==> flow/design.v <==
module counter_4_bit  
     (
         input  wire       clk          ,
         input  wire       rst          ,
         input  wire       enable       ,
		 output wire [3:0] count       
     );
reg [3:0] data ;
always @(posedge clk or negedge rst)
     begin
	     if(!rst)
	         begin			 
			     data <= 4'b0000 ; 	
			 end
	     else if (enable)
		     begin
                 data <= data + 4'b0001  ; 					     
	         end	
	 end
assign count =  data ;
endmodule
module ifft_add_sub  
     (
         input  wire  signed [15:0]  op_1       ,      
         input  wire  signed [15:0]  op_2       ,      
		 output wire  signed [15:0]  sum_out    ,      
		 output wire  signed [15:0]  sub_out           
     );
assign sum_out = op_1 + op_2 ;
assign sub_out = op_1 - op_2 ;
endmodule
module ifft_complex_multipier  
     (
         input  wire signed [15:0] op_1_real   ,
         input  wire signed [15:0] op_1_imag   ,
         input  wire signed [15:0] op_2_real   ,		 
         input  wire signed [15:0] op_2_imag   ,
         output wire signed [15:0] result_real ,
         output wire signed [15:0] result_imag 
     );
reg signed [31:0] op1r_x_op2r ;
reg signed [31:0] op1r_x_op2i ;
reg signed [31:0] op1i_x_op2r ;
reg signed [31:0] op1i_x_op2i ;
reg signed [31:0] o_r ;
reg signed [31:0] o_i ;
always @(*)
     begin	 
         op1r_x_op2r = op_1_real*op_2_real;  
         op1r_x_op2i = op_1_real*op_2_imag;  
         op1i_x_op2r = op_1_imag*op_2_real;  
         op1i_x_op2i = op_1_imag*op_2_imag; 
         o_r = op1r_x_op2r-op1i_x_op2i;  
         o_i = op1i_x_op2r+op1r_x_op2i;
	 end	 
assign result_real = o_r[25:10];
assign result_imag = o_i[25:10];
endmodule
module ifft_controller  
     (
         input  wire       clk               ,
         input  wire       rst               ,
         input  wire       enable            ,
		 input wire [3:0]  count             ,
         output reg        wr_enable_ram_3   ,
         output reg        wr_enable_ram_1_2 ,
         output reg        i_o_ctrl          ,       
		 output reg        ctrl              ,
         output reg        shift             ,
		 output reg        sel               ,       
		 output reg        count_en          ,       
		 output reg        done              ,    
		 output reg [3:0]  ram_1_rd_add      ,
         output reg [3:0]  ram_2_rd_add      ,
		 output reg [2:0]  ram_3_rd_add      ,
		 output reg [3:0]  ram_1_2_wr_add    ,
		 output reg [2:0]  ram_3_wr_add      ,
		 output reg [3:0]  rom_rd_add        
     );
localparam  [6:0] idle            = 7'b0000000,
                  phase_a         = 7'b0000001,
                  phase_b_1       = 7'b0000011,
                  phase_b_2       = 7'b0000010,
                  phase_b_3       = 7'b0000110,
                  phase_b_4       = 7'b0000111,
                  phase_b_5       = 7'b0000101,
                  phase_b_6       = 7'b0000100,
                  phase_b_7       = 7'b0001100,
                  phase_b_8       = 7'b0001101,
                  phase_b_9       = 7'b0001111,
                  phase_b_10      = 7'b0001110,
                  phase_b_11      = 7'b0001010,
                  phase_b_12      = 7'b0001011,
                  phase_b_13      = 7'b0001001,
                  phase_b_14      = 7'b0001000,
                  phase_b_15      = 7'b0011000,
                  phase_b_16      = 7'b0011001,
                  phase_c_1       = 7'b0011011,
                  phase_c_2       = 7'b0011010,
                  phase_c_3       = 7'b0011110,
                  phase_c_4       = 7'b0011111,
                  phase_c_5       = 7'b0011101,
                  phase_c_6       = 7'b0011100,
                  phase_c_7       = 7'b0010100,
                  phase_c_8       = 7'b0010101,
                  phase_c_9       = 7'b0010111,
                  phase_c_10      = 7'b0010110,
                  phase_c_11      = 7'b0010010,
                  phase_c_12      = 7'b0010011,
                  phase_c_13      = 7'b0010001,
                  phase_c_14      = 7'b0010000,
                  phase_c_15      = 7'b0110000,
                  phase_c_16      = 7'b0110001,
                  phase_d_1       = 7'b0110011,
                  phase_d_2       = 7'b0110010,
                  phase_d_3       = 7'b0110110,
                  phase_d_4       = 7'b0110111,
                  phase_d_5       = 7'b0110101,
                  phase_d_6       = 7'b0110100,
                  phase_d_7       = 7'b0111100,
                  phase_d_8       = 7'b0111101,
                  phase_d_9       = 7'b0111111,
                  phase_d_10      = 7'b0111110,
                  phase_d_11      = 7'b0111010,
                  phase_d_12      = 7'b0111011,
                  phase_d_13      = 7'b0111001,
                  phase_d_14      = 7'b0111000,
                  phase_d_15      = 7'b0101000,
                  phase_d_16      = 7'b0101001,
                  phase_e_1       = 7'b0101011,
                  phase_e_2       = 7'b0101010,
                  phase_e_3       = 7'b0101110,
                  phase_e_4       = 7'b0101111,
                  phase_e_5       = 7'b0101101,
                  phase_e_6       = 7'b0101100,
                  phase_e_7       = 7'b0100100,
                  phase_e_8       = 7'b0100101,
                  phase_e_9       = 7'b0100111,
                  phase_e_10      = 7'b0100110,
                  phase_e_11      = 7'b0100010,
                  phase_e_12      = 7'b0100011,
                  phase_e_13      = 7'b0100001,
                  phase_e_14      = 7'b0100000,
                  phase_e_15      = 7'b1100000,
                  phase_e_16      = 7'b1100001;	
reg         [6:0] current_state , next_state ;
always @(posedge clk or negedge rst)
     begin
	     if(!rst)
	         begin			 
			     current_state <= idle ; 	
			 end	    
	     else 
		     begin
			     current_state <= next_state ; 	
			 end 			 
	 end	 
always @(*)
     begin
         wr_enable_ram_3   = 1'b0 ;
         wr_enable_ram_1_2 = 1'b0 ;
         i_o_ctrl          = 1'b0 ;           
		 ctrl              = 1'b0 ;           
         shift             = 1'b0 ;
         count_en          = 1'b0 ;
		 sel               = 1'b0 ;           
		 done              = 1'b0 ;           
		 ram_1_rd_add      = 4'b0000 ;
         ram_2_rd_add      = 4'b0000 ;
		 ram_3_rd_add      = 3'b000  ;
		 ram_1_2_wr_add    = 4'b0000 ;
		 ram_3_wr_add      = 3'b000  ;
		 rom_rd_add        = 4'b0000  ;
	     case(current_state)
		     idle : 
			         begin
					     wr_enable_ram_3   = 1'b0 ;
					     wr_enable_ram_1_2 = 1'b0 ;
					     i_o_ctrl          = 1'b0 ;   
					     ctrl              = 1'b0 ;   
					     shift             = 1'b0 ;
					     count_en          = 1'b0 ;
					     sel               = 1'b0 ;   
					     done              = 1'b0 ;   
					     ram_1_rd_add      = 4'b0000 ;
					     ram_2_rd_add      = 4'b0000 ;
					     ram_3_rd_add      = 3'b000  ;
					     ram_1_2_wr_add    = 4'b0000 ;
					     ram_3_wr_add      = 3'b000  ;
						 rom_rd_add        = 4'b0000  ;
					 end
		     phase_a : 
			         begin
					     wr_enable_ram_1_2 = 1'b1 ;
					     i_o_ctrl          = 1'b1 ;   
					     shift             = 1'b1 ;
					     count_en          = 1'b1 ;
					     sel               = 1'b1 ;    
					 end					 
             phase_b_1 : 
			         begin
                         wr_enable_ram_3   = 1'b1 ;
                         wr_enable_ram_1_2 = 1'b1 ;  
                         ram_1_rd_add      = 4'b0000 ;
                         ram_2_rd_add      = 4'b1000 ;
                         ram_1_2_wr_add    = 4'b0000 ;
                         ram_3_wr_add      = 3'b000  ;
					 end
             phase_b_2 : 
			         begin
                         wr_enable_ram_3   = 1'b1 ;
                         wr_enable_ram_1_2 = 1'b1 ;  
                         ram_1_rd_add      = 4'b0001 ;
                         ram_2_rd_add      = 4'b1001 ;
                         ram_1_2_wr_add    = 4'b0001 ;
                         ram_3_wr_add      = 3'b001  ;
					 end
             phase_b_3 : 
			         begin
					     wr_enable_ram_3   = 1'b1 ;
						 wr_enable_ram_1_2 = 1'b1 ;  
						 ram_1_rd_add      = 4'b0010 ;
						 ram_2_rd_add      = 4'b1010 ;
						 ram_1_2_wr_add    = 4'b0010 ;
						 ram_3_wr_add      = 3'b010  ;
					 end
             phase_b_4 : 
			         begin
					     wr_enable_ram_3   = 1'b1 ;
						 wr_enable_ram_1_2 = 1'b1 ;  
						 ram_1_rd_add      = 4'b0011 ;
						 ram_2_rd_add      = 4'b1011 ;
						 ram_1_2_wr_add    = 4'b0011 ;
						 ram_3_wr_add      = 3'b011  ;
					 end
             phase_b_5 : 
			         begin
					     wr_enable_ram_3   = 1'b1 ;
						 wr_enable_ram_1_2 = 1'b1 ;  
						 ram_1_rd_add      = 4'b0100 ;
						 ram_2_rd_add      = 4'b1100 ;
						 ram_1_2_wr_add    = 4'b1000 ;
						 ram_3_wr_add      = 3'b100  ;
					 end
             phase_b_6 : 
			         begin
					     wr_enable_ram_3   = 1'b1 ;
						 wr_enable_ram_1_2 = 1'b1 ;  
						 ram_1_rd_add      = 4'b0101 ;
						 ram_2_rd_add      = 4'b1101 ;
						 ram_1_2_wr_add    = 4'b1001 ;
						 ram_3_wr_add      = 3'b101  ;					    
					 end
             phase_b_7 : 
			         begin						    
					     wr_enable_ram_3   = 1'b1 ;
						 wr_enable_ram_1_2 = 1'b1 ;  
						 ram_1_rd_add      = 4'b0110 ;
						 ram_2_rd_add      = 4'b1110 ;
						 ram_1_2_wr_add    = 4'b1010 ;
						 ram_3_wr_add      = 3'b110  ;					  		 
					 end
             phase_b_8 : 
			         begin
					     wr_enable_ram_3   = 1'b1 ;
						 wr_enable_ram_1_2 = 1'b1 ;  
						 ram_1_rd_add      = 4'b0111 ;
						 ram_2_rd_add      = 4'b1111 ;
						 ram_1_2_wr_add    = 4'b1011 ;
						 ram_3_wr_add      = 3'b111  ;	
					 end
             phase_b_9 : 
			         begin
						 wr_enable_ram_1_2 = 1'b1 ;
						 ctrl              = 1'b1 ;    
						 ram_3_rd_add      = 3'b000  ;
						 ram_1_2_wr_add    = 4'b0100 ;
						 rom_rd_add        = 4'b0000  ;
					 end
             phase_b_10 : 
			         begin
						 wr_enable_ram_1_2 = 1'b1 ;
						 ctrl              = 1'b1 ;    
						 ram_3_rd_add      = 3'b001  ;
						 ram_1_2_wr_add    = 4'b0101 ;
						 rom_rd_add        = 3'b001  ;
					 end
             phase_b_11 : 
			         begin
						 wr_enable_ram_1_2 = 1'b1 ;
						 ctrl              = 1'b1 ;    
						 ram_3_rd_add      = 3'b010  ;
						 ram_1_2_wr_add    = 4'b0110 ;
						 rom_rd_add        = 4'b0010  ;
					 end
             phase_b_12 : 
			         begin
						 wr_enable_ram_1_2 = 1'b1 ;
						 ctrl              = 1'b1 ;    
						 ram_3_rd_add      = 3'b011  ;
						 ram_1_2_wr_add    = 4'b0111 ;
						 rom_rd_add        = 4'b0011  ;
					 end
             phase_b_13 : 
			         begin
						 wr_enable_ram_1_2 = 1'b1 ;
						 ctrl              = 1'b1 ;    
						 ram_3_rd_add      = 3'b100  ;
						 ram_1_2_wr_add    = 4'b1100 ;
						 rom_rd_add        = 4'b0100  ;
					 end
             phase_b_14 : 
			         begin
						 wr_enable_ram_1_2 = 1'b1 ;
						 ctrl              = 1'b1 ;    
						 ram_3_rd_add      = 3'b101  ;
						 ram_1_2_wr_add    = 4'b1101 ;
						 rom_rd_add        = 4'b0101  ;				    
					 end
             phase_b_15 : 
			         begin
						 wr_enable_ram_1_2 = 1'b1 ;
						 ctrl              = 1'b1 ;    
						 ram_3_rd_add      = 3'b110  ;
						 ram_1_2_wr_add    = 4'b1110 ;
						 rom_rd_add        = 4'b0110  ;	
					 end
             phase_b_16 : 
			         begin
						 wr_enable_ram_1_2 = 1'b1 ;
						 ctrl              = 1'b1 ;    
						 ram_3_rd_add      = 3'b111  ;
						 ram_1_2_wr_add    = 4'b1111 ;
						 rom_rd_add        = 4'b0111  ;	
					 end
             phase_c_1 : 
			         begin
                         wr_enable_ram_3   = 1'b1 ;
                         wr_enable_ram_1_2 = 1'b1 ;  
                         ram_1_rd_add      = 4'b0000 ;
                         ram_2_rd_add      = 4'b1000 ;
                         ram_1_2_wr_add    = 4'b0000 ;
                         ram_3_wr_add      = 3'b000  ;					     
					 end
             phase_c_2 : 
			         begin
                         wr_enable_ram_3   = 1'b1 ;
                         wr_enable_ram_1_2 = 1'b1 ;  
                         ram_1_rd_add      = 4'b0001 ;
                         ram_2_rd_add      = 4'b1001 ;
                         ram_1_2_wr_add    = 4'b0001 ;
                         ram_3_wr_add      = 3'b001  ;						    
					 end
             phase_c_3 : 
			         begin
                         wr_enable_ram_3   = 1'b1 ;
                         wr_enable_ram_1_2 = 1'b1 ;  
                         ram_1_rd_add      = 4'b0010 ;
                         ram_2_rd_add      = 4'b1010 ;
                         ram_1_2_wr_add    = 4'b1000 ;
                         ram_3_wr_add      = 3'b010  ;						    
					 end
             phase_c_4 : 
			         begin
                         wr_enable_ram_3   = 1'b1 ;
                         wr_enable_ram_1_2 = 1'b1 ;  
                         ram_1_rd_add      = 4'b0011 ;
                         ram_2_rd_add      = 4'b1011 ;
                         ram_1_2_wr_add    = 4'b1001 ;
                         ram_3_wr_add      = 3'b011  ;
					 end
             phase_c_5 :                                           
			         begin
						 wr_enable_ram_1_2 = 1'b1 ;
						 ctrl              = 1'b1 ;    
						 ram_3_rd_add      = 3'b000  ;
						 ram_1_2_wr_add    = 4'b0010 ;
						 rom_rd_add        = 4'b1000  ;						    
					 end
             phase_c_6 : 
			         begin
						 wr_enable_ram_1_2 = 1'b1 ;
						 ctrl              = 1'b1 ;    
						 ram_3_rd_add      = 3'b001  ;
						 ram_1_2_wr_add    = 4'b0011 ;
						 rom_rd_add        = 4'b1001  ;						    
					 end
             phase_c_7 : 
			         begin
						 wr_enable_ram_1_2 = 1'b1 ;
						 ctrl              = 1'b1 ;    
						 ram_3_rd_add      = 3'b010  ;
						 ram_1_2_wr_add    = 4'b1010 ;
						 rom_rd_add        = 4'b1010  ;						    
					 end
             phase_c_8 : 
			         begin
						 wr_enable_ram_1_2 = 1'b1 ;
						 ctrl              = 1'b1 ;    
						 ram_3_rd_add      = 3'b011  ;
						 ram_1_2_wr_add    = 4'b1011 ;
						 rom_rd_add        = 4'b1011  ;						    
					 end
             phase_c_9 :                                   
			         begin
                         wr_enable_ram_3   = 1'b1 ;
                         wr_enable_ram_1_2 = 1'b1 ;  
                         ram_1_rd_add      = 4'b0100 ;
                         ram_2_rd_add      = 4'b1100 ;
                         ram_1_2_wr_add    = 4'b0100 ;
                         ram_3_wr_add      = 3'b000  ;					    
					 end
             phase_c_10 : 
			         begin
                         wr_enable_ram_3   = 1'b1 ;
                         wr_enable_ram_1_2 = 1'b1 ;  
                         ram_1_rd_add      = 4'b0101 ;
                         ram_2_rd_add      = 4'b1101 ;
                         ram_1_2_wr_add    = 4'b0101 ;
                         ram_3_wr_add      = 3'b001  ;						    
					 end
             phase_c_11 : 
			         begin
                         wr_enable_ram_3   = 1'b1 ;
                         wr_enable_ram_1_2 = 1'b1 ;  
                         ram_1_rd_add      = 4'b0110 ;
                         ram_2_rd_add      = 4'b1110 ;
                         ram_1_2_wr_add    = 4'b1100 ;
                         ram_3_wr_add      = 3'b010  ;						    
					 end
             phase_c_12 : 
			         begin
                         wr_enable_ram_3   = 1'b1 ;
                         wr_enable_ram_1_2 = 1'b1 ;  
                         ram_1_rd_add      = 4'b0111 ;
                         ram_2_rd_add      = 4'b1111 ;
                         ram_1_2_wr_add    = 4'b1101 ;
                         ram_3_wr_add      = 3'b011  ;						    
					 end
             phase_c_13 : 
			         begin
						 wr_enable_ram_1_2 = 1'b1 ;
						 ctrl              = 1'b1 ;    
						 ram_3_rd_add      = 3'b000  ;
						 ram_1_2_wr_add    = 4'b0110 ;
						 rom_rd_add        = 4'b1000  ;							    
					 end
             phase_c_14 : 
			         begin
						 wr_enable_ram_1_2 = 1'b1 ;
						 ctrl              = 1'b1 ;    
						 ram_3_rd_add      = 3'b001  ;
						 ram_1_2_wr_add    = 4'b0111 ;
						 rom_rd_add        = 4'b1001  ;						    
					 end
             phase_c_15 : 
			         begin
						 wr_enable_ram_1_2 = 1'b1 ;
						 ctrl              = 1'b1 ;    
						 ram_3_rd_add      = 3'b010  ;
						 ram_1_2_wr_add    = 4'b1110 ;
						 rom_rd_add        = 4'b1010  ;						    
					 end
             phase_c_16 : 
			         begin
						 wr_enable_ram_1_2 = 1'b1 ;
						 ctrl              = 1'b1 ;    
						 ram_3_rd_add      = 3'b011  ;
						 ram_1_2_wr_add    = 4'b1111 ;
						 rom_rd_add        = 4'b1011  ;						    
					 end
             phase_d_1 :                                        
			         begin
                         wr_enable_ram_3   = 1'b1 ;
                         wr_enable_ram_1_2 = 1'b1 ;  
                         ram_1_rd_add      = 4'b0000 ;
                         ram_2_rd_add      = 4'b1000 ;
                         ram_1_2_wr_add    = 4'b0000 ;
                         ram_3_wr_add      = 3'b000  ;
					 end
             phase_d_2 : 
			         begin
                         wr_enable_ram_3   = 1'b1 ;
                         wr_enable_ram_1_2 = 1'b1 ;  
                         ram_1_rd_add      = 4'b0001 ;
                         ram_2_rd_add      = 4'b1001 ;
                         ram_1_2_wr_add    = 4'b1000 ;
                         ram_3_wr_add      = 3'b001  ;					    
					 end
             phase_d_3 : 
			         begin
						 wr_enable_ram_1_2 = 1'b1 ;
						 ctrl              = 1'b1 ;    
						 ram_3_rd_add      = 3'b000  ;
						 ram_1_2_wr_add    = 4'b0001;
						 rom_rd_add        = 4'b1100  ;						    
					 end
             phase_d_4 : 
			         begin
						 wr_enable_ram_1_2 = 1'b1 ;
						 ctrl              = 1'b1 ;    
						 ram_3_rd_add      = 3'b001  ;
						 ram_1_2_wr_add    = 4'b1001 ;
						 rom_rd_add        = 4'b1101  ;						    
					 end
             phase_d_5 :                                          
			         begin
					     wr_enable_ram_3   = 1'b1 ;
						 wr_enable_ram_1_2 = 1'b1 ;  
						 ram_1_rd_add      = 4'b0010 ;
						 ram_2_rd_add      = 4'b1010 ;
						 ram_1_2_wr_add    = 4'b0010 ;
						 ram_3_wr_add      = 3'b000  ;	 
					 end
             phase_d_6 : 
			         begin
					     wr_enable_ram_3   = 1'b1 ;
						 wr_enable_ram_1_2 = 1'b1 ;  
						 ram_1_rd_add      = 4'b0011 ;
						 ram_2_rd_add      = 4'b1011 ;
						 ram_1_2_wr_add    = 4'b1010 ;
						 ram_3_wr_add      = 3'b001  ;						    					  		 
					 end
             phase_d_7 : 
			         begin
						 wr_enable_ram_1_2 = 1'b1 ;
						 ctrl              = 1'b1 ;    
						 ram_3_rd_add      = 3'b000 ;
						 ram_1_2_wr_add    = 4'b0011 ;
						 rom_rd_add        = 4'b1100  ;						    
					 end
             phase_d_8 : 
			         begin
						 wr_enable_ram_1_2 = 1'b1 ;
						 ctrl              = 1'b1 ;    
						 ram_3_rd_add      = 3'b001 ;
						 ram_1_2_wr_add    = 4'b1011 ;
						 rom_rd_add        = 4'b1101  ;						    					  		 
					 end
             phase_d_9 :                                              
			         begin
					     wr_enable_ram_3   = 1'b1 ;
						 wr_enable_ram_1_2 = 1'b1 ;  
						 ram_1_rd_add      = 4'b0100 ;
						 ram_2_rd_add      = 4'b1100 ;
						 ram_1_2_wr_add    = 4'b0100 ;
						 ram_3_wr_add      = 3'b000  ;						    
					 end
             phase_d_10 : 
			         begin
					     wr_enable_ram_3   = 1'b1 ;
						 wr_enable_ram_1_2 = 1'b1 ;  
						 ram_1_rd_add      = 4'b0101 ;
						 ram_2_rd_add      = 4'b1101 ;
						 ram_1_2_wr_add    = 4'b1100 ;
						 ram_3_wr_add      = 3'b001  ;					    
					 end
             phase_d_11 : 
			         begin
						 wr_enable_ram_1_2 = 1'b1 ;
						 ctrl              = 1'b1 ;    
						 ram_3_rd_add      = 3'b000 ;
						 ram_1_2_wr_add    = 4'b0101 ;
						 rom_rd_add        = 4'b1100  ;						    
					 end
             phase_d_12 : 
			         begin
						 wr_enable_ram_1_2 = 1'b1 ;
						 ctrl              = 1'b1 ;    
						 ram_3_rd_add      = 3'b001 ;
						 ram_1_2_wr_add    = 4'b1101 ;
						 rom_rd_add        = 4'b1101  ;	
					 end
             phase_d_13 :                                          
			         begin
					     wr_enable_ram_3   = 1'b1 ;
						 wr_enable_ram_1_2 = 1'b1 ;  
						 ram_1_rd_add      = 4'b0110 ;
						 ram_2_rd_add      = 4'b1110 ;
						 ram_1_2_wr_add    = 4'b0110 ;
						 ram_3_wr_add      = 3'b000  ;						    					  		 
					 end
             phase_d_14 : 
			         begin
					     wr_enable_ram_3   = 1'b1 ;
						 wr_enable_ram_1_2 = 1'b1 ;  
						 ram_1_rd_add      = 4'b0111 ;
						 ram_2_rd_add      = 4'b1111 ;
						 ram_1_2_wr_add    = 4'b1110 ;
						 ram_3_wr_add      = 3'b001  ;						    					  		 
					 end
             phase_d_15 : 
			         begin
						 wr_enable_ram_1_2 = 1'b1 ;
						 ctrl              = 1'b1 ;    
						 ram_3_rd_add      = 3'b000 ;
						 ram_1_2_wr_add    = 4'b0111 ;
						 rom_rd_add        = 4'b1100  ;						    
					 end
             phase_d_16 : 
			         begin
						 wr_enable_ram_1_2 = 1'b1 ;
						 ctrl              = 1'b1 ;    
						 ram_3_rd_add      = 3'b001 ;
						 ram_1_2_wr_add    = 4'b1111 ;
						 rom_rd_add        = 4'b1101  ;						    					  		 
					 end
             phase_e_1 :                                                     
			         begin
					     wr_enable_ram_3   = 1'b1 ;
						 ram_1_rd_add      = 4'b0000 ;
						 ram_2_rd_add      = 4'b1000 ;
						 ram_3_wr_add      = 3'b000  ;
						 done              = 1'b1 ;						 
					 end
             phase_e_2 : 
			         begin
						 ctrl              = 1'b1 ;    
						 ram_3_rd_add      = 3'b000 ;
						 rom_rd_add        = 4'b1110  ;	
						 done              = 1'b1 ;						 
					 end
             phase_e_3 : 
			         begin
					     wr_enable_ram_3   = 1'b1 ;
						 ram_1_rd_add      = 4'b0001 ;
						 ram_2_rd_add      = 4'b1001 ;
						 ram_3_wr_add      = 3'b000  ;	
						 done              = 1'b1 ;						 
					 end
             phase_e_4 : 
			         begin
						 ctrl              = 1'b1 ;    
						 ram_3_rd_add      = 3'b000 ;
						 rom_rd_add        = 4'b1110  ;	
						 done              = 1'b1 ;						 
					 end
             phase_e_5 : 
			         begin
					     wr_enable_ram_3   = 1'b1 ;
						 ram_1_rd_add      = 4'b0010 ;
						 ram_2_rd_add      = 4'b1010 ;
						 ram_3_wr_add      = 3'b000  ;	
						 done              = 1'b1 ;						 
					 end
             phase_e_6 : 
			         begin
						 ctrl              = 1'b1 ;    
						 ram_3_rd_add      = 3'b000 ;
						 rom_rd_add        = 4'b1110  ;	
						 done              = 1'b1 ;						 
					 end
             phase_e_7 : 
			         begin
					     wr_enable_ram_3   = 1'b1 ;
						 ram_1_rd_add      = 4'b0011 ;
						 ram_2_rd_add      = 4'b1011;
						 ram_3_wr_add      = 3'b000  ;	
						 done              = 1'b1 ;						 
					 end
             phase_e_8 : 
			         begin
						 ctrl              = 1'b1 ;    
						 ram_3_rd_add      = 3'b000 ;
						 rom_rd_add        = 4'b1110  ;	
						 done              = 1'b1 ;						 
					 end
             phase_e_9 : 
			         begin
					     wr_enable_ram_3   = 1'b1 ;
						 ram_1_rd_add      = 4'b0100 ;
						 ram_2_rd_add      = 4'b1100 ;
						 ram_3_wr_add      = 3'b000  ;	
						 done              = 1'b1 ;						 
					 end
             phase_e_10 : 
			         begin
						 ctrl              = 1'b1 ;    
						 ram_3_rd_add      = 3'b000 ;
						 rom_rd_add        = 4'b1110  ;	
						 done              = 1'b1 ;						 
					 end
             phase_e_11 : 
			         begin
					     wr_enable_ram_3   = 1'b1 ;
						 ram_1_rd_add      = 4'b0101 ;
						 ram_2_rd_add      = 4'b1101 ;
						 ram_3_wr_add      = 3'b000  ;	
						 done              = 1'b1 ;						 
					 end
             phase_e_12 : 
			         begin
						 ctrl              = 1'b1 ;    
						 ram_3_rd_add      = 3'b000 ;
						 rom_rd_add        = 4'b1110  ;	
						 done              = 1'b1 ;						 
					 end
             phase_e_13 : 
			         begin
					     wr_enable_ram_3   = 1'b1 ;
						 ram_1_rd_add      = 4'b0110 ;
						 ram_2_rd_add      = 4'b1110 ;
						 ram_3_wr_add      = 3'b000  ;	
						 done              = 1'b1 ;						 
					 end
             phase_e_14 : 
			         begin
						 ctrl              = 1'b1 ;    
						 ram_3_rd_add      = 3'b000 ;
						 rom_rd_add        = 4'b1110  ;	
						 done              = 1'b1 ;						 
					 end
             phase_e_15 : 
			         begin
					     wr_enable_ram_3   = 1'b1 ;
						 ram_1_rd_add      = 4'b0111 ;
						 ram_2_rd_add      = 4'b1111 ;
						 ram_3_wr_add      = 3'b000  ;	
						 done              = 1'b1 ;			
						 done              = 1'b1 ;						 
					 end
             phase_e_16 : 
			         begin
						 ctrl              = 1'b1 ;    
						 ram_3_rd_add      = 3'b000 ;
						 rom_rd_add        = 4'b1110  ;
						 done              = 1'b1 ;						 
					 end				 
             default :
			 	     begin
					     wr_enable_ram_3   = 1'b0 ;
					     wr_enable_ram_1_2 = 1'b0 ;
					     i_o_ctrl          = 1'b0 ;   
					     ctrl              = 1'b0 ;   
					     shift             = 1'b0 ;
					     count_en          = 1'b0 ;
					     sel               = 1'b0 ;   
					     done              = 1'b0 ;   
					     ram_1_rd_add      = 4'b0000 ;
					     ram_2_rd_add      = 4'b0000 ;
					     ram_3_rd_add      = 3'b000  ;
					     ram_1_2_wr_add    = 4'b0000 ;
					     ram_3_wr_add      = 3'b000  ;
					     rom_rd_add        = 3'b000  ;
					 end						 
		 endcase
     end		 
always @(*)
     begin
	     case(current_state)
		     idle : 
			         begin
					     if (enable==1'b1)
					         begin
					 	  	     next_state = phase_a ;			 							 
					         end
					     else 
						     begin
							     next_state = idle ;							 							 
							 end					 
					 end
		     phase_a : 
			         begin
					     if (count == 4'b1111)
					         begin
					 	  	     next_state = phase_b_1 ;			 	  					 
					         end
					     else 
						     begin
							     next_state = phase_a ;							 							 
							 end					 
					 end					 
             phase_b_1 : 
			         begin
					 	 next_state = phase_b_2 ;			 							 
					 end
             phase_b_2 : 
			         begin
					 	 next_state = phase_b_3 ;			 							 
					 end
             phase_b_3 : 
			         begin
					 	 next_state = phase_b_4 ;			 							 
					 end
             phase_b_4 : 
			         begin
					 	 next_state = phase_b_5 ;			 							 
					 end
             phase_b_5 : 
			         begin
					 	 next_state = phase_b_6 ;			 							 
					 end
             phase_b_6 : 
			         begin
					 	 next_state = phase_b_7 ;			 							 
					 end
             phase_b_7 : 
			         begin
					 	 next_state = phase_b_8 ;			 							 
					 end
             phase_b_8 : 
			         begin
					 	 next_state = phase_b_9 ;			 							 
					 end
             phase_b_9 : 
			         begin
					 	 next_state = phase_b_10 ;			 							 
					 end
             phase_b_10 : 
			         begin
					 	 next_state = phase_b_11 ;			 							 
					 end
             phase_b_11 : 
			         begin
					 	 next_state = phase_b_12 ;			 							 
					 end
             phase_b_12 : 
			         begin
					 	 next_state = phase_b_13 ;			 							 
					 end
             phase_b_13 : 
			         begin
					 	 next_state = phase_b_14 ;			 							 
					 end
             phase_b_14 : 
			         begin
					 	 next_state = phase_b_15 ;			 							 
					 end
             phase_b_15 : 
			         begin
					 	 next_state = phase_b_16 ;			 							 
					 end
             phase_b_16 : 
			         begin
					 	 next_state = phase_c_1 ;		                 							 
					 end
             phase_c_1 : 
			         begin
					 	 next_state = phase_c_2 ;			 							 
					 end
             phase_c_2 : 
			         begin
					 	 next_state = phase_c_3 ;			 							 
					 end
             phase_c_3 : 
			         begin
					 	 next_state = phase_c_4 ;			 							 
					 end
             phase_c_4 : 
			         begin
					 	 next_state = phase_c_5 ;			 							 
					 end
             phase_c_5 : 
			         begin
					 	 next_state = phase_c_6 ;			 							 
					 end
             phase_c_6 : 
			         begin
					 	 next_state = phase_c_7 ;			 							 
					 end
             phase_c_7 : 
			         begin
					 	 next_state = phase_c_8 ;			 							 
					 end
             phase_c_8 : 
			         begin
					 	 next_state = phase_c_9 ;			 							 
					 end
             phase_c_9 : 
			         begin
					 	 next_state = phase_c_10 ;			 							 
					 end
             phase_c_10 : 
			         begin
					 	 next_state = phase_c_11 ;			 							 
					 end
             phase_c_11 : 
			         begin
					 	 next_state = phase_c_12 ;			 							 
					 end
             phase_c_12 : 
			         begin
					 	 next_state = phase_c_13 ;			 							 
					 end
             phase_c_13 : 
			         begin
					 	 next_state = phase_c_14 ;			 							 
					 end
             phase_c_14 : 
			         begin
					 	 next_state = phase_c_15 ;			 							 
					 end
             phase_c_15 : 
			         begin
					 	 next_state = phase_c_16 ;			 							 
					 end
             phase_c_16 : 
			         begin
					 	 next_state = phase_d_1 ;			 							 
					 end
             phase_d_1 : 
			         begin
					 	 next_state = phase_d_2 ;			 							 
					 end
             phase_d_2 : 
			         begin
					 	 next_state = phase_d_3 ;			 							 
					 end
             phase_d_3 : 
			         begin
					 	 next_state = phase_d_4 ;			 							 
					 end
             phase_d_4 : 
			         begin
					 	 next_state = phase_d_5 ;			 							 
					 end
             phase_d_5 : 
			         begin
					 	 next_state = phase_d_6 ;			 							 
					 end
             phase_d_6 : 
			         begin
					 	 next_state = phase_d_7 ;			 							 
					 end
             phase_d_7 : 
			         begin
					 	 next_state = phase_d_8 ;			 							 
					 end
             phase_d_8 : 
			         begin
					 	 next_state = phase_d_9 ;			 							 
					 end
             phase_d_9 : 
			         begin
					 	 next_state = phase_d_10 ;			 							 
					 end
             phase_d_10 : 
			         begin
					 	 next_state = phase_d_11 ;			 							 
					 end
             phase_d_11 : 
			         begin
					 	 next_state = phase_d_12 ;			 							 
					 end
             phase_d_12 : 
			         begin
					 	 next_state = phase_d_13 ;			 							 
					 end
             phase_d_13 : 
			         begin
					 	 next_state = phase_d_14 ;			 							 
					 end
             phase_d_14 : 
			         begin
					 	 next_state = phase_d_15 ;			 							 
					 end
             phase_d_15 : 
			         begin
					 	 next_state = phase_d_16 ;			 							 
					 end
             phase_d_16 : 
			         begin
					 	 next_state = phase_e_1 ;			 							 
					 end
             phase_e_1 : 
			         begin
					 	 next_state = phase_e_2 ;			 							 
					 end
             phase_e_2 : 
			         begin
					 	 next_state = phase_e_3 ;			 							 
					 end
             phase_e_3 : 
			         begin
					 	 next_state = phase_e_4 ;			 							 
					 end
             phase_e_4 : 
			         begin
					 	 next_state = phase_e_5 ;			 							 
					 end
             phase_e_5 : 
			         begin
					 	 next_state = phase_e_6 ;			 							 
					 end
             phase_e_6 : 
			         begin
					 	 next_state = phase_e_7 ;			 							 
					 end
             phase_e_7 : 
			         begin
					 	 next_state = phase_e_8 ;			 							 
					 end
             phase_e_8 : 
			         begin
					 	 next_state = phase_e_9 ;			 							 
					 end
             phase_e_9 : 
			         begin
					 	 next_state = phase_e_10 ;			 							 
					 end
             phase_e_10 : 
			         begin
					 	 next_state = phase_e_11 ;			 							 
					 end
             phase_e_11 : 
			         begin
					 	 next_state = phase_e_12 ;			 							 
					 end
             phase_e_12 : 
			         begin
					 	 next_state = phase_e_13 ;			 							 
					 end
             phase_e_13 : 
			         begin
					 	 next_state = phase_e_14 ;			 							 
					 end
             phase_e_14 : 
			         begin
					 	 next_state = phase_e_15 ;			 							 
					 end
             phase_e_15 : 
			         begin
					 	 next_state = phase_e_16 ;			 							 
					 end
             phase_e_16 : 
			         begin
					 	 next_state = idle ;			 							 
					 end					 
             default :
			 	     begin
				         next_state = idle ;			 							 
					 end						 
		 endcase
	 end			 
endmodule
module ifft_mux  
     (
         input  wire [15:0] in_0,
         input  wire [15:0] in_1,
         input  wire        sel ,
         output reg  [15:0] out 
     );
always @(*)
     begin
	     case(sel)
			 2'b0:  
			     begin
				     out = in_0;
				 end
			 2'b1:  
			     begin
				     out = in_1;
				 end
         endcase		 
	 end	 
endmodule
module ifft_mux_add  
     (
         input  wire [3:0] in_0,
         input  wire [3:0] in_1,
         input  wire        sel ,
         output reg  [3:0] out 
     );
always @(*)
     begin
	     case(sel)
			 2'b0:  
			     begin
				     out = in_0;
				 end
			 2'b1:  
			     begin
				     out = in_1;
				 end
         endcase		 
	 end	 
endmodule
module ifft_p2s  
     (
	     input   wire           clk      ,
	     input   wire           rst      ,
	     input   wire           wr_en    ,
	     input   wire           shift    ,
		 input   wire  [3:0]    count    ,   
         input   wire  [15:0]   in_0     ,
         input   wire  [15:0]   in_1     ,
         input   wire  [15:0]   in_2     ,
         input   wire  [15:0]   in_3     ,
         input   wire  [15:0]   in_4     ,
         input   wire  [15:0]   in_5     ,
         input   wire  [15:0]   in_6     ,
         input   wire  [15:0]   in_7     ,
         input   wire  [15:0]   in_8     ,
         input   wire  [15:0]   in_9     ,
         input   wire  [15:0]   in_10    ,
         input   wire  [15:0]   in_11    ,
		 output  wire  [15:0]   data_out     
     );
reg    [15:0] r_0     ;
reg    [15:0] r_1     ;
reg    [15:0] r_2     ;
reg    [15:0] r_3     ;
reg    [15:0] r_4     ;
reg    [15:0] r_5     ;
reg    [15:0] r_6     ;
reg    [15:0] r_7     ;
reg    [15:0] r_8     ;
reg    [15:0] r_9     ;
reg    [15:0] r_10    ;
reg    [15:0] r_11    ;
always @(posedge clk or negedge rst )
     begin
	     if(!rst)
		     begin
			     r_0   <= 16'h0000;
				 r_1   <= 16'h0000;
				 r_2   <= 16'h0000;
				 r_3   <= 16'h0000;
				 r_4   <= 16'h0000;
				 r_5   <= 16'h0000;
				 r_6   <= 16'h0000;
				 r_7   <= 16'h0000;
				 r_8   <= 16'h0000;
				 r_9   <= 16'h0000;
				 r_10  <= 16'h0000;
				 r_11  <= 16'h0000;
			 end
         else if(shift)
		     begin         
			     r_0   <= r_1      ;
			     r_1   <= r_2      ;
			     r_2   <= r_3      ;
			     r_3   <= r_4      ;
			     r_4   <= r_5      ;
			     r_5   <= r_6      ;
			     r_6   <= r_7      ;
			     r_7   <= r_8      ;
			     r_8   <= r_9      ;
			     r_9   <= r_10     ;
			     r_10  <= r_11     ;
			     r_11  <= 16'h0000 ;
             end			 
	     else if(wr_en) 
		     begin
 			     r_0   <= in_0 ;
			     r_1   <= in_1 ;
			     r_2   <= in_2 ;
			     r_3   <= in_3 ;
			     r_4   <= in_4 ;
			     r_5   <= in_5 ;
			     r_6   <= in_6 ;
			     r_7   <= in_7 ;
			     r_8   <= in_8 ;
			     r_9   <= in_9 ;
			     r_10  <= in_10;
			     r_11  <= in_11;	
			 end	
	 end	 
assign data_out = r_0 ;
endmodule
module ifft_ram  
    #( 
	     parameter DATA_WIDTH = 16, 
	     parameter ADDR_WIDTH = 4, 
	     parameter DEPTH      = 16
     )
     (
         input   wire                        clk                       ,
         input   wire                        rst                       ,
         input   wire                        wr_en                     ,
         input   wire  [ADDR_WIDTH-1:0]      rd_add                    ,
         input   wire  [ADDR_WIDTH-1:0]      wr_add                    ,
		   input   wire  [DATA_WIDTH-1:0]      data_in                   ,
		   output  wire   [DATA_WIDTH-1:0]      data_out                  
     );
reg   [DATA_WIDTH-1:0] mem [2**ADDR_WIDTH-1:0];
always @(posedge clk )
     begin
         if(wr_en) 
		     begin
 			     mem[wr_add] <= data_in ;
			 end				 
	 end	 
			assign	  data_out  = mem [rd_add] ;
endmodule
module ifft_tf_rom  
     (
         input  wire  [3 :0]   rd_add    ,
		 output reg   [15:0]   data_out_imag ,
		 output reg   [15:0]   data_out_real
     );
always @(*)
     begin
	     case(rd_add)
             4'b0000: data_out_imag=16'b0000000000000000;     
             4'b0001: data_out_imag=16'b0000000110000111;     
             4'b0010: data_out_imag=16'b0000001011010100;     
             4'b0011: data_out_imag=16'b0000001110110010;     
             4'b0100: data_out_imag=16'b0000010000000000;     
             4'b0101: data_out_imag=16'b0000001110110010;     
             4'b0110: data_out_imag=16'b0000001011010100;     
             4'b0111: data_out_imag=16'b0000000110000111;     
             4'b1000: data_out_imag=16'b0000000000000000;     
             4'b1001: data_out_imag=16'b0000001011010100;     
             4'b1010: data_out_imag=16'b0000010000000000;     
             4'b1011: data_out_imag=16'b0000001011010100;     
             4'b1100: data_out_imag=16'b0000000000000000;     
             4'b1101: data_out_imag=16'b0000010000000000;     
             4'b1110: data_out_imag=16'b0000000000000000;     
			 default: data_out_imag=16'b0000000000000000;     
         endcase    
	 end
always @(*)
     begin
	     case(rd_add)
             4'b0000: data_out_real=16'b0000010000000000;     
             4'b0001: data_out_real=16'b0000001110110010;     
             4'b0010: data_out_real=16'b0000001011010100;     
             4'b0011: data_out_real=16'b0000000110000111;     
             4'b0100: data_out_real=16'b0000000000000000;     
             4'b0101: data_out_real=16'b1111111001111000;     
             4'b0110: data_out_real=16'b1111110100101011;     
             4'b0111: data_out_real=16'b1111110001001101;     
             4'b1000: data_out_real=16'b0000010000000000;     
             4'b1001: data_out_real=16'b0000001011010100;     
             4'b1010: data_out_real=16'b0000000000000000;     
             4'b1011: data_out_real=16'b1111110100101011;     
             4'b1100: data_out_real=16'b0000010000000000;     
             4'b1101: data_out_real=16'b0000000000000000;     
             4'b1110: data_out_real=16'b0000010000000000;     
			 default: data_out_real=16'b0000000000000000;     
         endcase    
	 end
endmodule
module ifft_top 
     (
         input   wire           clk           ,                 
         input   wire           rst           ,                 
		 input   wire           ifft_enable   ,                 
		 input   wire  [15:0]   in_0_real     ,                 
         input   wire  [15:0]   in_1_real     ,                 
         input   wire  [15:0]   in_2_real     ,                 
         input   wire  [15:0]   in_3_real     ,                 
         input   wire  [15:0]   in_4_real     ,                 
         input   wire  [15:0]   in_5_real     ,                 
         input   wire  [15:0]   in_6_real     ,                 
         input   wire  [15:0]   in_7_real     ,                 
         input   wire  [15:0]   in_8_real     ,                 
         input   wire  [15:0]   in_9_real     ,                 
         input   wire  [15:0]   in_10_real    ,                 
         input   wire  [15:0]   in_11_real    ,                 
		 input   wire  [15:0]   in_0_imag     ,                 
         input   wire  [15:0]   in_1_imag     ,                 
         input   wire  [15:0]   in_2_imag     ,                 
         input   wire  [15:0]   in_3_imag     ,                 
         input   wire  [15:0]   in_4_imag     ,                 
         input   wire  [15:0]   in_5_imag     ,                 
         input   wire  [15:0]   in_6_imag     ,                 
         input   wire  [15:0]   in_7_imag     ,                 
         input   wire  [15:0]   in_8_imag     ,                 
         input   wire  [15:0]   in_9_imag     ,                 
         input   wire  [15:0]   in_10_imag    ,                 
         input   wire  [15:0]   in_11_imag    ,                 
		 output  wire  [15:0]   ifft_out_real ,                 
		 output  wire  [15:0]   ifft_out_imag ,                 
		 output  wire           finish                          
     );
wire [15:0] w_1 ;                                           
wire [15:0] w_2 ;                                           
wire [15:0] w_3 ;                                           
wire [15:0] w_4 ;                                           
wire [15:0] w_5 ;                                           
wire [15:0] w_6 ;                                           
wire [15:0] w_7 ;                                           
wire [15:0] w_8 ;                                           
wire [15:0] w_9 ;                                           
wire [15:0] w_10 ;                                          
wire [15:0] w_11;                                           
wire [15:0] w_12 ;                                          
wire [15:0] w_13;                                           
wire [15:0] w_14 ;                                          
wire [15:0] w_15;                                           
wire [15:0] w_16 ;                                          
wire [15:0] w_17;                                           
wire [15:0] w_18 ;                                          
wire [15:0] w_19;                                           
wire [15:0] w_20 ;                                          
wire [3:0]  wr_add_ram_1_2;                                 
wire [3:0]  wr_add_ctrl ;                                   
wire [3:0]  count ;                                         
wire [3:0]  ram_1_rd_add ;                                  
wire [3:0]  ram_2_rd_add ;                                  
wire [3:0]  rom_rd_add   ;                                  
wire [2:0]  ram_3_rd_add ;                                  
wire [2:0]  ram_3_wr_add ;                                  
wire        shift ;                                         
wire        sel ;                                           
wire        ctrl ;                                          
wire        count_en ;                                      
wire        wr_enable_ram_3  ;                              
wire        wr_enable_ram_1_2;                              
wire        i_o_ctrl ;                                      
ifft_controller  control_unit
     (
         .clk               (clk) ,
         .rst               (rst) ,
         .enable            (ifft_enable) ,
		 .count             (count) ,
         .wr_enable_ram_3   (wr_enable_ram_3) ,
         .wr_enable_ram_1_2 (wr_enable_ram_1_2) ,
         .i_o_ctrl          (i_o_ctrl) ,       
		 .ctrl              (ctrl) ,
         .shift             (shift) ,
		 .sel               (sel) ,            
		 .count_en          (count_en) ,       
		 .done              (finish) ,      
		 .ram_1_rd_add      (ram_1_rd_add) ,
         .ram_2_rd_add      (ram_2_rd_add) ,
		 .ram_3_rd_add      (ram_3_rd_add) ,
		 .ram_1_2_wr_add    (wr_add_ctrl) ,
		 .ram_3_wr_add      (ram_3_wr_add) ,
		 .rom_rd_add        (rom_rd_add) 
     );
ifft_add_sub   butterfly_real 
     (
         .op_1    (w_9)   ,      
         .op_2    (w_11)  ,      
		 .sum_out (w_17)  ,      
		 .sub_out (w_18)         
     );
ifft_add_sub   butterfly_imag 
     (
         .op_1    (w_10)  ,      
         .op_2    (w_12)  ,      
		 .sum_out (w_19)  ,      
		 .sub_out (w_20)         
     );
ifft_complex_multipier  complex_multipier
     (
         .op_1_real   (w_13),
         .op_1_imag   (w_14),
         .op_2_real   (w_7),		 
         .op_2_imag   (w_8),
         .result_real (w_15),
         .result_imag (w_16)
     );
ifft_tf_rom  rom_tf
     (
         .rd_add        (rom_rd_add),
		 .data_out_imag (w_8),
		 .data_out_real (w_7)
     );
ifft_ram   
    #( 
	     .DATA_WIDTH(16) , 
	     .ADDR_WIDTH(4 ) , 
	     .DEPTH     (16) 
     )
	 ram_1_real
     (
         .clk       (clk)   ,
         .rst       (rst)   ,
         .wr_en     (wr_enable_ram_1_2)   ,
         .rd_add    (ram_1_rd_add)   ,
         .wr_add    (wr_add_ram_1_2)   ,
		 .data_in   (w_3)   ,
		 .data_out  (w_9)   
     );
ifft_ram   
    #( 
	     .DATA_WIDTH(16) , 
	     .ADDR_WIDTH(4 ) , 
	     .DEPTH     (16) 
     )
	 ram_1_imag
     (
         .clk       (clk)   ,
         .rst       (rst)   ,
         .wr_en     (wr_enable_ram_1_2)   ,
         .rd_add    (ram_1_rd_add)   ,
         .wr_add    (wr_add_ram_1_2)   ,
		 .data_in   (w_4)   ,
		 .data_out  (w_10)   
     );
ifft_ram   
    #( 
	     .DATA_WIDTH(16) , 
	     .ADDR_WIDTH(4 ) , 
	     .DEPTH     (16) 
     )
	 ram_2_real
     (
         .clk       (clk)   ,
         .rst       (rst)   ,
         .wr_en     (wr_enable_ram_1_2)   ,
         .rd_add    (ram_2_rd_add)   ,
         .wr_add    (wr_add_ram_1_2)   ,
		 .data_in   (w_3)   ,
		 .data_out  (w_11)   
     );
ifft_ram   
    #( 
	     .DATA_WIDTH(16) , 
	     .ADDR_WIDTH(4 ) , 
	     .DEPTH     (16) 
     )
	 ram_2_imag
     (
         .clk       (clk)   ,
         .rst       (rst)   ,
         .wr_en     (wr_enable_ram_1_2)   ,
         .rd_add    (ram_2_rd_add)   ,
         .wr_add    (wr_add_ram_1_2)   ,
		 .data_in   (w_4)   ,
		 .data_out  (w_12)   
     );
ifft_ram   
    #( 
	     .DATA_WIDTH(16) , 
	     .ADDR_WIDTH(3 ) , 
	     .DEPTH     (16) 
     )
	 ram_3_real
     (
         .clk       (clk)   ,
         .rst       (rst)   ,
         .wr_en     (wr_enable_ram_3)   ,
         .rd_add    (ram_3_rd_add)   ,
         .wr_add    (ram_3_wr_add)   ,
		 .data_in   (w_18)   ,
		 .data_out  (w_13)   
     );
ifft_ram   
    #( 
	     .DATA_WIDTH(16) , 
	     .ADDR_WIDTH(3 ) , 
	     .DEPTH     (16) 
     )
	 ram_3_imag
     (
         .clk       (clk)   ,
         .rst       (rst)   ,
         .wr_en     (wr_enable_ram_3)   ,
         .rd_add    (ram_3_rd_add)   ,
         .wr_add    (ram_3_wr_add)   ,
		 .data_in   (w_20)   ,
		 .data_out  (w_14)   
     );
ifft_p2s  p2s_real
     (
	     .clk      (clk),
	     .rst      (rst),
	     .wr_en    (ifft_enable),
	     .shift    (shift),
		 .count    (count),   
         .in_0     (in_0_real ),
         .in_1     (in_1_real ),
         .in_2     (in_2_real ),
         .in_3     (in_3_real ),
         .in_4     (in_4_real ),
         .in_5     (in_5_real ),
         .in_6     (in_6_real ),
         .in_7     (in_7_real ),
         .in_8     (in_8_real ),
         .in_9     (in_9_real ),
         .in_10    (in_10_real),
         .in_11    (in_11_real),
		 .data_out (w_1)    
     );
ifft_p2s  p2s_imag
     (
	     .clk      (clk),
	     .rst      (rst),
	     .wr_en    (ifft_enable),
	     .shift    (shift),
		 .count    (count),   
         .in_0     (in_0_imag ),
         .in_1     (in_1_imag ),
         .in_2     (in_2_imag ),
         .in_3     (in_3_imag ),
         .in_4     (in_4_imag ),
         .in_5     (in_5_imag ),
         .in_6     (in_6_imag ),
         .in_7     (in_7_imag ),
         .in_8     (in_8_imag ),
         .in_9     (in_9_imag ),
         .in_10    (in_10_imag),
         .in_11    (in_11_imag),
		 .data_out (w_2)    
     );
counter_4_bit  counter_phase_a
     (
         .clk      (clk)         ,
         .rst      (rst)         ,
         .enable   (count_en)    ,
		 .count    (count)   
     );
ifft_mux_add   wr_address_mux_ram_1
     (
         .in_0 (wr_add_ctrl) ,
         .in_1 (count) ,
         .sel  (sel) ,
         .out  (wr_add_ram_1_2)
     );
ifft_mux  input_mux_real
     (
         .in_0 (w_5),
         .in_1 (w_1),
         .sel  (i_o_ctrl),
         .out  (w_3)
     );
ifft_mux  input_mux_imag
     (
         .in_0 (w_6),
         .in_1 (w_2),
         .sel  (i_o_ctrl),
         .out  (w_4)
     );	 
ifft_mux  ctrl_mux_real
     (
         .in_0 (w_17),
         .in_1 (w_15),
         .sel  (ctrl),
         .out  (w_5)
     );
ifft_mux  ctrl_mux_imag
     (
         .in_0 (w_19),
         .in_1 (w_16),
         .sel  (ctrl),
         .out  (w_6)
     );	 
assign ifft_out_real = w_3 ;                                           
assign ifft_out_imag = w_4 ;                                           
endmodule
From RTL to reports: ifft_top
The steps from the RTL of ifft_top to its reports follow in flow order.
Line numbers count from 1 in the design file above.
Operators carry their Yosys type and port widths (W data, S select, Z words).
Cell names lack the library's common part.
{"block": "setup", "top_module": "ifft_top", "clk_port": "clk", "lib": "sky130hd", "corner": "tt_025C_1v80"}

Word-level counts
Counts by Yosys on the flattened word-level netlist (proc, flatten, opt, wreduce; memories kept). Register bits leave out memories and registers merged into their read ports (data or address). Print and check cells are left out.
Yosys's memory passes give these memory sizes; they may raise the number of words (mostly to a power of two), join words into wider ones and drop unused or constant bits.
{"block": "word_totals", "regBits": 395, "mem_bits_rw": 1280, "mem_bits_ro": 4128, "memories": 9, "input_bits": 387, "word_cells": 180}
{"block": "op_classes", "n_addsub": 7, "n_mul": 4, "equal": 65, "mux": 64, "bitwise": 3, "reduce_and_logical": 2}
{"block": "mem_list", "name": "(name not given)", "words": 128, "width": 29, "rd": 1, "write_ports": 0, "line_no": 174, "text": "case(current_state)"}
{"block": "mem_list", "name": "(name not given)", "words": 16, "width": 16, "rd": 1, "write_ports": 0, "line_no": 1215, "text": "case(rd_add)"}
{"block": "mem_list", "name": "ram_1_imag.mem", "words": 16, "width": 16, "rd": 1, "write_ports": 1, "line_no": 1176, "text": "reg   [DATA_WIDTH-1:0] mem [2**ADDR_WIDTH-1:0];"}
{"block": "mem_list", "name": "ram_1_real.mem", "words": 16, "width": 16, "rd": 1, "write_ports": 1, "line_no": 1176}
{"block": "mem_list", "name": "ram_2_imag.mem", "words": 16, "width": 16, "rd": 1, "write_ports": 1, "line_no": 1176}
{"block": "mem_list", "name": "ram_2_real.mem", "words": 16, "width": 16, "rd": 1, "write_ports": 1, "line_no": 1176}
Further memories, not shown: 3.
{"block": "op_table", "operator": "$mul A16 B16 Y26", "n": 4}
{"block": "op_table", "operator": "$mux W16", "n": 52}
{"block": "op_table", "operator": "$pmux W7 S65", "n": 1}
{"block": "op_table", "operator": "$eq A7 B6 Y1 const B", "n": 32}
{"block": "op_table", "operator": "$pmux W16 S2", "n": 4}
{"block": "op_table", "operator": "$eq A7 B5 Y1 const B", "n": 16}
{"block": "op_table", "operator": "$eq A7 B4 Y1 const B", "n": 8}
{"block": "op_table", "operator": "$add A16 B16 Y16", "n": 2}
{"block": "op_table", "operator": "$sub A16 B16 Y16", "n": 2}
{"block": "op_table", "operator": "$eq A7 B3 Y1 const B", "n": 4}
{"block": "op_table", "operator": "$add A26 B26 Y26", "n": 1}
{"block": "op_table", "operator": "$sub A26 B26 Y26", "n": 1}
{"block": "op_table", "operator": "$eq A7 B2 Y1 const B", "n": 2}
{"block": "op_table", "operator": "$pmux W4 S2", "n": 1}
{"block": "op_table", "operator": "$eq A7 B1 Y1 const B", "n": 1}
{"block": "op_table", "operator": "$eq A7 B7 Y1 const B", "n": 1}
{"block": "op_table", "operator": "$logic_not A7 Y1", "n": 1}
{"block": "op_table", "operator": "$add A4 B1 Y4 const B", "n": 1}
{"block": "op_table", "operator": "$eq A4 B4 Y1 const B", "n": 1}
{"block": "op_table", "operator": "$mux W4", "n": 1}
{"block": "op_table", "operator": "$not A1 Y1", "n": 3}
{"block": "op_table", "operator": "$mux W3", "n": 1}
{"block": "op_table", "operator": "$mux W1", "n": 3}
{"block": "op_table", "operator": "$reduce_bool A2 Y1", "n": 1}
{"block": "op_table", "operator": "$mux W2", "n": 1}

Longest topological paths
Depth = most cells in a row (Yosys ltp): at word level without a register or memory, in the mapped netlist without a sequential cell, where the memories' decode and read muxes count.
{"block": "depth", "ltp_word": 5, "ABC_AREA": 0, "mapped_depth": 48, "ltp_nobuf": 41}

After synthesis
Source: synth_stat.txt of the flow (Yosys; design flattened, memories mapped). It holds for the ABC_AREA given above (unset counts as 0); a run with the other value may have another netlist.
{"block": "synth_totals", "mapped_cells": 7677, "synth_area_um2": 80702.4, "flip_flops": 1163, "buffers": 404}
{"block": "types", "cell_type": "edfxtp_1", "n": 768, "type_area_um2": 2.31E+04}
{"block": "types", "cell_type": "fa_1", "n": 764, "type_area_um2": 1.53E+04}
{"block": "types", "cell_type": "dfrtp_1", "n": 395, "type_area_um2": 9884.48}
{"block": "types", "cell_type": "mux2i_1", "n": 503, "type_area_um2": 5.03E+03}
{"block": "types", "cell_type": "ha_1", "n": 390, "type_area_um2": 4879.68}
{"block": "types", "cell_type": "nand2_1", "n": 1167, "type_area_um2": 4.38E+03}
{"block": "types", "cell_type": "inv_1", "n": 1041, "type_area_um2": 3.91E+03}
{"block": "types", "cell_type": "o21ai_0", "n": 479, "type_area_um2": 2.4E+03}
{"block": "types", "cell_type": "nor2_1", "n": 528, "type_area_um2": 1.98E+03}
{"block": "types", "cell_type": "nand3_1", "n": 360, "type_area_um2": 1.8E+03}
{"block": "types", "cell_type": "clkbuf_1", "n": 335, "type_area_um2": 1.26E+03}
{"block": "types", "cell_type": "xnor2_1", "n": 132, "type_area_um2": 1.16E+03}
{"block": "types", "cell_type": "a21oi_1", "n": 127, "type_area_um2": 635.61}
{"block": "types", "cell_type": "or2_2", "n": 93, "type_area_um2": 581.808}
{"block": "types", "cell_type": "mux2_2", "n": 39, "type_area_um2": 439.171}
{"block": "types", "cell_type": "xor2_1", "n": 40, "type_area_um2": 350.336}
{"block": "types", "cell_type": "a21o_1", "n": 43, "type_area_um2": 322.81}
{"block": "types", "cell_type": "nand2b_1", "n": 51, "type_area_um2": 319.056}
Not listed: further types 63, cells in them 422.
By module: a second synthesis without flattening, with its own total; a netlist apart from the flattened one above.
{"block": "unflattened", "hier_cells": 8164, "hier_area_um2": 106332.0}
Rows give one instance, submodules left out.
{"block": "modules", "mod": "ifft_ram", "instances": 4, "n_cells": 416, "mod_area_um2": 9721.8, "seq_area_um2": 7687.4}
{"block": "modules", "mod": "ifft_complex_multipier", "instances": 1, "n_cells": 3639, "mod_area_um2": 33216.9, "seq_area_um2": 0.0}
{"block": "modules", "mod": "ifft_p2s", "instances": 2, "n_cells": 815, "mod_area_um2": 8838.5, "seq_area_um2": 4804.6}
{"block": "modules", "mod": "ifft_ram", "instances": 2, "n_cells": 198, "mod_area_um2": 4973.5, "seq_area_um2": 3843.7}
{"block": "modules", "mod": "ifft_add_sub", "instances": 2, "n_cells": 219, "mod_area_um2": 1562.7, "seq_area_um2": 0.0}
{"block": "modules", "mod": "ifft_controller", "instances": 1, "n_cells": 239, "mod_area_um2": 1724.2, "seq_area_um2": 175.2}
{"block": "modules", "mod": "ifft_mux", "instances": 4, "n_cells": 18, "mod_area_um2": 249.0, "seq_area_um2": 0.0}
{"block": "modules", "mod": "ifft_tf_rom", "instances": 1, "n_cells": 71, "mod_area_um2": 553.0, "seq_area_um2": 0.0}
{"block": "modules", "mod": "counter_4_bit", "instances": 1, "n_cells": 11, "mod_area_um2": 160.2, "seq_area_um2": 100.1}
{"block": "modules", "mod": "ifft_mux_add", "instances": 1, "n_cells": 4, "mod_area_um2": 45.0, "seq_area_um2": 0.0}
{"block": "modules", "mod": "ifft_top", "instances": 1, "n_cells": 0, "mod_area_um2": 0.0, "seq_area_um2": 0.0}

Timing after synthesis
Source: OpenSTA report_checks on the synthesized netlist (no wires, ideal clock, input and output delay 20% of the period each), path of least setup slack; recovery checks are left aside. Register names are those of the netlist, which keeps one name where synthesis merged equal registers.
{"block": "synth_timing", "path_kind": "reg-to-output", "start": "register control_unit.current_state[1]", "end": "output port ifft_out_real[14]", "tclk_ns": 13.6, "t_arrival_ns": 10.963, "t_required_ns": 10.880, "slack_ns": -0.083, "delay_ns": 10.963, "driving_pins": 45, "synth_period_reached_ns": 13.683}
"delay_ns" is the arrival time less input delay plus setup time.
At an output port there is no setup time.
"driving_pins" counts driving pins, that of a launching flip-flop among them; a cell with two outputs on the path counts twice.
"synth_period_reached_ns" is the clock period less the worst setup slack; recovery checks do not enter. This is arithmetic on one report: input and output delays are still those of the set period (20% each).
The rows between start and end are the longest chain of elaborated cells between them; the timing report does not say that the signal goes this way. Where chains are equally long, one stands for them.
Each line given opens the expression or statement behind the cell; cells for indexed reads and writes are added by Yosys, which also makes memories of some case tables.
A memory read counts as a cell of the chain, while the word-level depth stops at memories.
{"block": "synth_between", "cell_sequence": "dfrtp_1 -> clkbuf_1 -> inv_1 -> ha_1 -> clkbuf_1 -> nand2b_1 -> a311oi_1 -> a211oi_4 -> buf_2 -> buf_4 -> buf_4 -> buf_2 -> clkbuf_1 -> ha_1 -> clkbuf_1 -> nand2_1 -> o22a_1 -> nor2_1 -> [9 not listed] -> fa_1 -> fa_1 -> fa_1 -> fa_1 -> inv_1 -> fa_1 -> inv_1 -> ha_1 -> nand3_1 -> nor2_1 -> a21oi_1 -> nand2_1 -> o21bai_2 -> a221oi_2 -> o21ai_1 -> xor2_1 -> mux2i_1 -> a21oi_1", "elab_chain_cells": 6, "cells_between": 15, "cone_lines": 9, "classes_between": "2 x add/sub; 2 x mul; 2 x mux; 2 x logic; 7 x memory"}
{"block": "synth_rtl", "element": "start, declared", "line_no": 146, "text": "reg         [6:0] current_state , next_state ;"}
{"block": "synth_rtl", "element": "start, assigned", "line_no": 151, "text": "current_state <= idle ;"}
{"block": "synth_rtl", "element": "start, assigned", "line_no": 155, "text": "current_state <= next_state ;"}
{"block": "synth_rtl", "element": "$mem_v2 Z128 W29", "line_no": 174, "text": "case(current_state)"}
{"block": "synth_rtl", "element": "$mem_v2 Z8 W16", "line_no": 1176, "text": "reg   [DATA_WIDTH-1:0] mem [2**ADDR_WIDTH-1:0];"}
{"block": "synth_rtl", "element": "$mul A16 B16 Y26", "line_no": 49, "text": "op1r_x_op2r = op_1_real*op_2_real;"}
{"block": "synth_rtl", "element": "$sub A26 B26 Y26", "line_no": 53, "text": "o_r = op1r_x_op2r-op1i_x_op2i;"}
{"block": "synth_rtl", "element": "$pmux W16 S2 x2", "line_no": 1045, "text": "case(sel)"}
{"block": "synth_rtl", "element": "end, declared", "line_no": 1264, "text": "output wire [15:0] ifft_out_real ,"}

Path in the finished layout
Path of least setup slack in the final report of run A (OpenROAD, finished layout, wires in). Where an end is a register, its clock arrival counts in the times.
{"block": "layout_timing", "path_kind": "reg-to-output", "start": "register control_unit.current_state[1]", "end": "output port ifft_out_imag[13]", "tclk_ns": 22.1, "t_arrival_ns": 14.83, "t_required_ns": 17.68, "slack_ns": 2.85, "driving_pins": 40}
The rows between start and end are the longest chain of elaborated cells between them; the timing report does not say that the signal goes this way. Where chains are equally long, one stands for them.
A memory read counts as a cell of the chain, while the word-level depth stops at memories.
{"block": "layout_between", "cell_sequence": "dfrtp_1 -> inv_1 -> ha_1 -> mux2i_1 -> mux2_4 -> a211oi_4 -> buf_4 -> inv_2 -> buf_4 -> ha_1 -> nor4_1 -> a21o_1 -> buf_4 -> clkinv_1 -> buf_4 -> nor2_1 -> fa_1 -> fa_1 -> [4 not listed] -> fa_1 -> fa_1 -> fa_1 -> fa_1 -> ha_1 -> a21o_1 -> a21o_1 -> a21o_1 -> a211oi_1 -> o31ai_1 -> a31oi_1 -> o21ai_1 -> o21a_1 -> nor2_1 -> xnor2_1 -> a21oi_1 -> nor2_1 -> clkdlybuf4s50_1", "elab_chain_cells": 6, "cells_between": 15, "cone_lines": 9, "classes_between": "2 x add/sub; 2 x mul; 2 x mux; 2 x logic; 7 x memory"}
{"block": "layout_rtl", "element": "start, declared", "line_no": 146, "text": "reg         [6:0] current_state , next_state ;"}
{"block": "layout_rtl", "element": "start, assigned", "line_no": 151, "text": "current_state <= idle ;"}
{"block": "layout_rtl", "element": "start, assigned", "line_no": 155, "text": "current_state <= next_state ;"}
{"block": "layout_rtl", "element": "$mem_v2 Z128 W29", "line_no": 174, "text": "case(current_state)"}
{"block": "layout_rtl", "element": "$mem_v2 Z8 W16", "line_no": 1176, "text": "reg   [DATA_WIDTH-1:0] mem [2**ADDR_WIDTH-1:0];"}
{"block": "layout_rtl", "element": "$mul A16 B16 Y26", "line_no": 51, "text": "op1i_x_op2r = op_1_imag*op_2_real;"}
{"block": "layout_rtl", "element": "$add A26 B26 Y26", "line_no": 54, "text": "o_i = op1i_x_op2r+op1r_x_op2i;"}
{"block": "layout_rtl", "element": "$pmux W16 S2 x2", "line_no": 1045, "text": "case(sel)"}
{"block": "layout_rtl", "element": "end, declared", "line_no": 1265, "text": "output wire [15:0] ifft_out_imag ,"}

Ticket comment

Design ifft_top on sky130hd. What follows are 2 stored runs of the flow, each under its own settings; their order means nothing. The constraints put input and output delay at 20% of the set period each and load the outputs with 0.01 pF.
"period_reached_ns": clock period set for the run, less the worst setup slack. It is reckoned from that one timing run; input and output delays stay at 20% of the period that was set.
"worst_setup_path_time_ns" means the part of the period allowed to the worst setup path (the constraints hold back 20% at inputs and 20% at outputs) less its slack; where the path has registers, the arrival times of their clocks count too.
"final_power_w" is the tool's figure for a default switching activity; nothing was simulated.

Run A
==> flow/run.sh <==
#!/bin/bash
# the make line also repeats the synthesis and layout settings of config.mk as NAME=value (left out here)
make -C /OpenROAD-flow-scripts/flow DESIGN_CONFIG=/design/flow/config.mk WORK_HOME=/design/flow/orfs CLKGATE_MAP_FILE= finish
==> flow/config.mk <==
export PLATFORM = sky130hd
export DESIGN_NAME = ifft_top
export DESIGN_NICKNAME = ifft_top
export VERILOG_FILES = /design/flow/design.v
export SDC_FILE = /design/flow/constraint.sdc
export NUM_CORES = 4
export LEC_CHECK = 0
export ABC_AREA = 0
export CAP_MARGIN = 20
export CELL_PAD_IN_SITES_GLOBAL_PLACEMENT = 0
export CORE_MARGIN = 2
export CORE_UTILIZATION = 65
export CTS_CLUSTER_DIAMETER = 116
export HOLD_SLACK_MARGIN = 0.13
export MAX_ROUTING_LAYER = met5
export PLACE_DENSITY_LB_ADDON = 0.25
export SETUP_SLACK_MARGIN = 1.21
export SLEW_MARGIN = 20
export TNS_END_PERCENT = 65
==> flow/constraint.sdc <==
create_clock -name core_clock -period 22.1 [get_ports {clk}]
set_input_delay 4.4200 -clock core_clock [delete_from_list [all_inputs] [get_ports {clk}]]
set_output_delay 4.4200 -clock core_clock [all_outputs]
set_load 0.01 [all_outputs]

==> results of run A, as JSON <==
{
  "post_synth_area_um2": 80702.4,
  "dieArea_um2": 126992.0,
  "layout_stdcell_area_um2": 90713.3,
  "final_util_pct": 73.5,
  "timing.setup.ws_ns": 2.847,
  "fin_tns_ns": 0.000,
  "holdWs_ns": 0.452,
  "final_power_w": 0.004515,
  "period_reached_ns": 19.253,
  "worst_setup_path_time_ns": 14.83,
  "critical_path_type": "reg-to-output"
}

Run B
==> flow/run.sh <==
#!/bin/bash
# the make line also repeats the synthesis and layout settings of config.mk as NAME=value (left out here)
make -C /OpenROAD-flow-scripts/flow DESIGN_CONFIG=/design/flow/config.mk WORK_HOME=/design/flow/orfs CLKGATE_MAP_FILE= finish
==> flow/config.mk <==
export PLATFORM = sky130hd
export DESIGN_NAME = ifft_top
export DESIGN_NICKNAME = ifft_top
export VERILOG_FILES = /design/flow/design.v
export SDC_FILE = /design/flow/constraint.sdc
export NUM_CORES = 4
export LEC_CHECK = 0
export ABC_AREA = 1
export CAP_MARGIN = 35
export CELL_PAD_IN_SITES_DETAIL_PLACEMENT = 2
export CELL_PAD_IN_SITES_GLOBAL_PLACEMENT = 1
export CORE_MARGIN = 3
export CORE_UTILIZATION = 40
export CTS_CLUSTER_DIAMETER = 186
export GPL_ROUTABILITY_DRIVEN = 1
export HOLD_SLACK_MARGIN = -0.07
export MAX_ROUTING_LAYER = met4
export MIN_ROUTING_LAYER = met1
export SLEW_MARGIN = 20
==> flow/constraint.sdc <==
create_clock -name core_clock -period 10.8 [get_ports {clk}]
set_input_delay 2.1600 -clock core_clock [delete_from_list [all_inputs] [get_ports {clk}]]
set_output_delay 2.1600 -clock core_clock [all_outputs]
set_load 0.01 [all_outputs]

==> results of run B, as JSON <==
{
  "post_synth_area_um2": 82589.2,
  "dieArea_um2": 211964.0,
  "layout_stdcell_area_um2": 108105.0,
  "final_util_pct": 52.7,
  "timing.setup.ws_ns": -1.991,
  "fin_tns_ns": -54.210,
  "holdWs_ns": 0.487,
  "final_power_w": 0.010284,
  "period_reached_ns": 12.791,
  "worst_setup_path_time_ns": 10.63,
  "critical_path_type": "reg-to-output"
}
